==> flow/design.v <==
module matvec_mul #(
    parameter R=8, C=8, W_X=8, W_K=8,
    localparam DEPTH = $clog2(C),
               W_M = W_X + W_K,
               W_Y = W_M + DEPTH
  )(  
    input  logic clk, cen,
    input  logic signed [R-1:0][C-1:0][W_K-1:0] k,
    input  logic signed        [C-1:0][W_X-1:0] x, 
    output logic signed        [R-1:0][W_Y-1:0] y
  );
  localparam C_PAD = 2**$clog2(C);
  logic signed [W_Y-1:0] tree [R][DEPTH+1][C_PAD];  
  logic signed [C_PAD-1:0][W_X-1:0] x_pad;
  logic signed [R-1:0][C_PAD-1:0][W_K-1:0] k_pad;      
  always_comb begin
    x_pad = '0;
    k_pad = '0;
    for (int i = 0; i < C; i++) begin
      x_pad[i] = x[i];
    end
    for (int i = 0; i < R; i++) begin
      for (int j = 0; j < C; j++) begin
        k_pad[i][j] = k[i][j];
      end
    end
  end
  genvar r, c, d, a;
  for (r=0; r<R; r=r+1) begin
    for (c=0; c<C_PAD; c=c+1)
      always_ff @(posedge clk)   
        if (cen) tree[r][0][c] <= $signed(k_pad[r][c]) * $signed(x_pad[c]);
    for (d=0; d<DEPTH; d=d+1)
      for (a=0; a<C_PAD/2**(d+1); a=a+1)
        always_ff @(posedge clk)   
          if (cen) tree[r][d+1][a] <= tree[r][d][2*a] + tree[r][d][2*a+1];
    assign y[r] = tree[r][DEPTH][0];
  end
endmodule
module axis_matvec_mul #(
    parameter R=8, C=8, W_X=4, W_K=3,
    localparam W_Y = W_X + W_K + $clog2(C)
)(
    input  logic clk, rstn,
    output logic s_axis_kx_tready,
    input  logic s_axis_kx_tvalid,
    input  logic [R*C*W_K + C*W_X -1:0] s_axis_kx_tdata,
    input  logic m_axis_y_tready,
    output logic m_axis_y_tvalid,
    output logic [R*W_Y-1:0] m_axis_y_tdata
);
    typedef enum logic [2:0] {
        IDLE,
        LOAD_DATA,
        COMPUTING,
        RESULT_READY
    } state_t;
    state_t state, next_state;
    logic [R-1:0][C-1:0][W_K-1:0] k_reg;
    logic [C-1:0][W_X-1:0] x_reg;
    logic [R*W_Y-1:0] y_reg;
    logic computing;
    logic [$clog2(C+2)-1:0] compute_counter;
    always_ff @(posedge clk or negedge rstn) begin
        if (!rstn) begin
            state <= IDLE;
        end else begin
            state <= next_state;
        end
    end
    matvec_mul #(
        .R(R), .C(C), .W_X(W_X), .W_K(W_K)
    ) MATVEC (
        .clk(clk),
        .cen(computing),
        .k(k_reg),
        .x(x_reg),
        .y(y_reg)
    );
    always_comb begin
        next_state = state;
        case (state)
            IDLE: 
                if (s_axis_kx_tvalid && s_axis_kx_tready)
                    next_state = LOAD_DATA;
            LOAD_DATA:
                next_state = COMPUTING;
            COMPUTING: 
                if (compute_counter == C+1)
                    next_state = RESULT_READY;
            RESULT_READY:
                if (m_axis_y_tready)
                    next_state = IDLE;
        endcase
    end
    always_ff @(posedge clk or negedge rstn) begin
        if (!rstn) begin
            k_reg <= '0;
            x_reg <= '0;
            computing <= 1'b0;
            compute_counter <= '0;
            m_axis_y_tvalid <= 1'b0;
            m_axis_y_tdata <= '0;
        end else begin
            case (state)
                IDLE: begin
                    compute_counter <= '0;
                    computing <= 1'b0;
                    if (s_axis_kx_tvalid && s_axis_kx_tready) begin
                        for (int r = 0; r < R; r++) begin
                            for (int c = 0; c < C; c++) begin
                                k_reg[r][c] <= s_axis_kx_tdata[(r*C + c)*W_K +: W_K];
                            end
                        end
                        for (int c = 0; c < C; c++) begin
                            x_reg[c] <= s_axis_kx_tdata[R*C*W_K + c*W_X +: W_X];
                        end
                    end
                end
                LOAD_DATA: begin
                    computing <= 1'b1;
                end
                COMPUTING: begin
                    compute_counter <= compute_counter + 1;
                    if (compute_counter == C+1) begin
                        m_axis_y_tdata <= y_reg;
                        m_axis_y_tvalid <= 1'b1;
                        computing <= 1'b0;
                    end
                end
                RESULT_READY: begin
                    if (m_axis_y_tready) begin
                        m_axis_y_tvalid <= 1'b0;
                    end
                end
            endcase
        end
    end
    assign s_axis_kx_tready = (state == IDLE);
endmodule
* From RTL to reports: axis_matvec_mul
Tool output for the design above, in the order of the flow. Lines are those of the file above, counted from 1. Not given: --
Set-up: top axis_matvec_mul, clock input clk, library sky130hd, timing corner tt_025C_1v80

* Word-level counts
Counts by Yosys on the flattened word-level netlist (proc, flatten, opt, wreduce). Print and check cells are left out. Cells with the same type and inputs are merged into one.
Bit counts: input bits 228, register bits 1513, elaborated cells 346
Operators by class: multiply operators 64, reduce/logical cells 11, mux-type cells 10, add/sub/neg operators 57, eq/ne operators 7
Operator list (count):
- multiplier 3 x 4 -> 7 bit | 64
- adder 10 bit | 56
- case mux 3 bit (select 4 bit) | 1
- 2-to-1 mux 3 bit | 3
- case mux 4 bit (select 2 bit) | 1
- inequality test 2 bit with constant B | 3
- AND reduction 2 bit | 3
- equality test 3 x 2 -> 1 bit with constant B | 2
- nonzero test 2 bit | 2
- adder 4 x 1 -> 4 bit with constant B | 1
- equality test 4 bit with constant B | 1
- AND reduction 4 bit | 1
- nonzero test 4 bit | 1
- equality test 3 x 1 -> 1 bit with constant B | 1
- zero test 3 bit | 1
- AND reduction 3 bit | 1
- nonzero test 3 bit | 1
- case mux 1 bit (select 3 bit) | 1
- 2-to-1 mux 1 bit | 3
- case mux 1 bit (select 2 bit) | 1
- logical AND 1 bit | 1

* Longest topological paths
Yosys ltp: most cells in a row. Word level: on the elaborated netlist, between registers, memories and ports. Mapped: between sequential cells and ports; inverters and the memories' decode and read muxes count.
Logic depth: word-level depth 4, ABC_AREA 1, mapped depth 14, gate-level depth less buffers 13

* Netlist
The flow's flattened synthesis, as Yosys stat reports it; memories are mapped. The netlist is that of the ABC_AREA named above (0 if unset); the other value can give another one.
Synthesis totals: chip area (Yosys) 0.0855495 mm², flip-flops 1322, standard cells after synthesis 9189
Cells by type:
- sky130_fd_sc_hd__edfxtp_1 | count 1008, area in all 3.03E+04 µm²
- sky130_fd_sc_hd__ha_1 | count 971, area in all 1.21E+04 µm²
- sky130_fd_sc_hd__nand2_1 | count 2932, area in all 1.1E+04 µm²
- sky130_fd_sc_hd__dfrtp_1 | count 313, area in all 7.83E+03 µm²
- sky130_fd_sc_hd__fa_1 | count 324, area in all 6.49E+03 µm²
- sky130_fd_sc_hd__inv_1 | count 1563, area in all 5.87E+03 µm²
- sky130_fd_sc_hd__xor2_1 | count 342, area in all 3E+03 µm²
- sky130_fd_sc_hd__nand3_1 | count 308, area in all 1.54E+03 µm²
- sky130_fd_sc_hd__a21oi_1 | count 275, area in all 1376.32 µm²
- sky130_fd_sc_hd__o21ai_0 | count 272, area in all 1.36E+03 µm²
- sky130_fd_sc_hd__nor2_1 | count 356, area in all 1.34E+03 µm²
- sky130_fd_sc_hd__xnor2_1 | count 82, area in all 718.189 µm²
- sky130_fd_sc_hd__nand4_1 | count 81, area in all 506.736 µm²
- sky130_fd_sc_hd__o21bai_1 | count 52, area in all 390.374 µm²
- sky130_fd_sc_hd__clkbuf_1 | count 75, area in all 281.52 µm²
- sky130_fd_sc_hd__buf_2 | count 53, area in all 265.254 µm²
- sky130_fd_sc_hd__or2_2 | count 39, area in all 243.984 µm²
- sky130_fd_sc_hd__o21a_1 | count 32, area in all 240.23 µm²
Other cell types: 16; their cells: 111.

* Path before layout
Source: OpenSTA report_checks on the synthesized netlist (no wires, ideal clock, input and output delay 20% of the period each), path of least setup slack; recovery checks are left aside. Register names are those of the netlist, which keeps one name where synthesis merged equal registers.
Path post-synthesis: kind reg-to-reg, start reg (no name shown), end reg computing, clock period 8000 ps, arrival 22810 ps, time at the first pin 0 ps, slack -14968 ps, driving pins on the path 3, setup time 158 ps, data required time 7842 ps, path delay 22968 ps, synthesis period reached 22968 ps
"path delay" is the arrival time less input delay plus setup time. "driving pins on the path" counts driving pins, that of a launching flip-flop among them; a cell with two outputs on the path counts twice. "synthesis period reached" = period - worst setup slack (recovery checks aside). The figure is calculated, with input and output delays left at 20% of the set period. At most two assigning lines are given for a register; there are more.
On the way, post-synthesis: cells stage by stage sky130_fd_sc_hd__dfrtp_1 sky130_fd_sc_hd__o21ai_0 sky130_fd_sc_hd__o21ai_0
RTL lines, path post-synthesis:
- to (assign) | line 100 | computing <= 1'b0;
- to (assign) | line 108 | computing <= 1'b0;
- to (decl) | line 62 | logic computing;
Chain of elaborated cells between the ends: none given.

* Timing after layout
From the final timing report of flow run A: the path of least setup slack in the routed layout; clock arrival at registers is part of the times. The path's times are printed in steps of 10 ps; the period is the one set.
Path after layout: kind reg-to-reg, start reg x_reg, end reg MATVEC.tree, slack 430 ps, data required time 4060 ps, setup time 250 ps, arrival 3640 ps, time at the first pin 880 ps, clock period 3460 ps, driving pins on the path 9
Where an end lacks its bit number, it is one bit of the signal, or one of the new flip-flops if synthesis recoded a state register. The rows between start and end are the longest chain of elaborated cells between them; the timing report does not say that the signal goes this way. Where chains are equally long, one stands for them. A line is the first line of the expression or statement that the cell stems from. Yosys adds cells for indexed reads and writes and turns some case tables into memories.
On the way, after layout: cells stage by stage sky130_fd_sc_hd__dfrtp_1 sky130_fd_sc_hd__buf_4 sky130_fd_sc_hd__nand2_1 sky130_fd_sc_hd__fa_1 sky130_fd_sc_hd__inv_1 sky130_fd_sc_hd__fa_1 sky130_fd_sc_hd__ha_1 sky130_fd_sc_hd__fa_1 sky130_fd_sc_hd__xor2_1, length of the longest elaborated chain 1
RTL lines, path after layout:
- from (decl) | line 60 | logic [C-1:0][W_X-1:0] x_reg;
- from (assign) | line 99 | x_reg <= '0;
- multiplier 3 x 4 -> 7 bit | line 32 | if (cen) tree[r][0][c] <= $signed(k_pad[r][c]) * $signed(x_pad[c]);
- to (assign) | line 32
- to (decl) | line 13 | logic signed [W_Y-1:0] tree [R][DEPTH+1][C_PAD];

Add stored flow runs of axis_matvec_mul

3 stored runs of axis_matvec_mul in the flow (synthesis by Yosys, layout by OpenROAD, sky130hd cells), in arbitrary order. Constraints: input delay and output delay 20% of the set period each, output load 0.01 pF.
By "clock period reached" is meant the clock period of the run minus its worst setup slack. This is arithmetic on one report: input and output delays are still those of the set period (20% each).
"time of the worst setup path": the worst setup path's part of the clock period (all of it between registers, 20% less for each end at a port) less its slack. A launch clock that arrives late makes it longer, a capture clock that arrives late makes it shorter.
"time of the worst setup path" is known to 10 ps.

[flow run A] flow files
==> flow/run.sh <==
#!/bin/bash
# the make line also repeats the synthesis and layout settings of config.mk as NAME=value (left out here)
make -C /OpenROAD-flow-scripts/flow DESIGN_CONFIG=/design/flow/config.mk WORK_HOME=/design/flow/orfs CLKGATE_MAP_FILE= finish
==> flow/config.mk <==
export PLATFORM = sky130hd
export DESIGN_NAME = axis_matvec_mul
export DESIGN_NICKNAME = axis_matvec_mul
export VERILOG_FILES = /design/flow/design.v
export SDC_FILE = /design/flow/constraint.sdc
export NUM_CORES = 4
export LEC_CHECK = 0
export ABC_AREA = 1
export CAP_MARGIN = 30
export CELL_PAD_IN_SITES_GLOBAL_PLACEMENT = 3
export CORE_MARGIN = 2
export CORE_UTILIZATION = 15
export CTS_CLUSTER_SIZE = 100
export MIN_ROUTING_LAYER = met1
export PLACE_DENSITY_LB_ADDON = 0.27
export SETUP_SLACK_MARGIN = 0.03
export SLEW_MARGIN = 20
==> flow/constraint.sdc <==
create_clock -name core_clock -period 3.46 [get_ports {clk}]
set_input_delay 0.6920 -clock core_clock [delete_from_list [all_inputs] [get_ports {clk}]]
set_output_delay 0.6920 -clock core_clock [all_outputs]
set_load 0.01 [all_outputs]

[flow run A] result: synthesized cell area 0.0855495 mm²; die footprint 0.576385 mm²; standard-cell area after layout 0.105585 mm²; final utilization 0.186; setup slack of the worst path 427 ps; summed negative setup slack 0 ps; clock period reached 3033 ps; time of the worst setup path 3030 ps; critical path kind reg-to-reg

[flow run B] flow files
==> flow/run.sh <==
#!/bin/bash
# the make line also repeats the synthesis and layout settings of config.mk as NAME=value (left out here)
make -C /OpenROAD-flow-scripts/flow DESIGN_CONFIG=/design/flow/config.mk WORK_HOME=/design/flow/orfs CLKGATE_MAP_FILE= finish
==> flow/config.mk <==
export PLATFORM = sky130hd
export DESIGN_NAME = axis_matvec_mul
export DESIGN_NICKNAME = axis_matvec_mul
export VERILOG_FILES = /design/flow/design.v
export SDC_FILE = /design/flow/constraint.sdc
export NUM_CORES = 4
export LEC_CHECK = 0
export CAP_MARGIN = 0
export CELL_PAD_IN_SITES_GLOBAL_PLACEMENT = 3
export CORE_MARGIN = 4
export CORE_UTILIZATION = 28
export CTS_CLUSTER_DIAMETER = 373
export MIN_ROUTING_LAYER = met1
export PLACE_DENSITY_LB_ADDON = 0.12
export SETUP_SLACK_MARGIN = -0.09
export SLEW_MARGIN = 30
export TNS_END_PERCENT = 100
==> flow/constraint.sdc <==
create_clock -name core_clock -period 5.37 [get_ports {clk}]
set_input_delay 1.0740 -clock core_clock [delete_from_list [all_inputs] [get_ports {clk}]]
set_output_delay 1.0740 -clock core_clock [all_outputs]
set_load 0.01 [all_outputs]

[flow run B] result: synthesized cell area 0.0827819 mm²; die footprint 0.304412 mm²; standard-cell area after layout 0.0969517 mm²; final utilization 0.33; setup slack of the worst path 2026 ps; summed negative setup slack 0 ps; clock period reached 3344 ps; time of the worst setup path 3340 ps; critical path kind reg-to-reg

[flow run C] flow files
==> flow/run.sh <==
#!/bin/bash
# the make line also repeats the synthesis and layout settings of config.mk as NAME=value (left out here)
make -C /OpenROAD-flow-scripts/flow DESIGN_CONFIG=/design/flow/config.mk WORK_HOME=/design/flow/orfs CLKGATE_MAP_FILE= finish
==> flow/config.mk <==
export PLATFORM = sky130hd
export DESIGN_NAME = axis_matvec_mul
export DESIGN_NICKNAME = axis_matvec_mul
export VERILOG_FILES = /design/flow/design.v
export SDC_FILE = /design/flow/constraint.sdc
export NUM_CORES = 4
export LEC_CHECK = 0
export CAP_MARGIN = 20
export CORE_MARGIN = 2
export CORE_UTILIZATION = 21
export SLEW_MARGIN = 20
==> flow/constraint.sdc <==
create_clock -name core_clock -period 3.67 [get_ports {clk}]
set_input_delay 0.7340 -clock core_clock [delete_from_list [all_inputs] [get_ports {clk}]]
set_output_delay 0.7340 -clock core_clock [all_outputs]
set_load 0.01 [all_outputs]

[flow run C] result: synthesized cell area 0.0827819 mm²; die footprint 0.399241 mm²; standard-cell area after layout 0.0978063 mm²; final utilization 0.249; setup slack of the worst path 489 ps; summed negative setup slack 0 ps; clock period reached 3181 ps; time of the worst setup path 3180 ps; critical path kind reg-to-reg
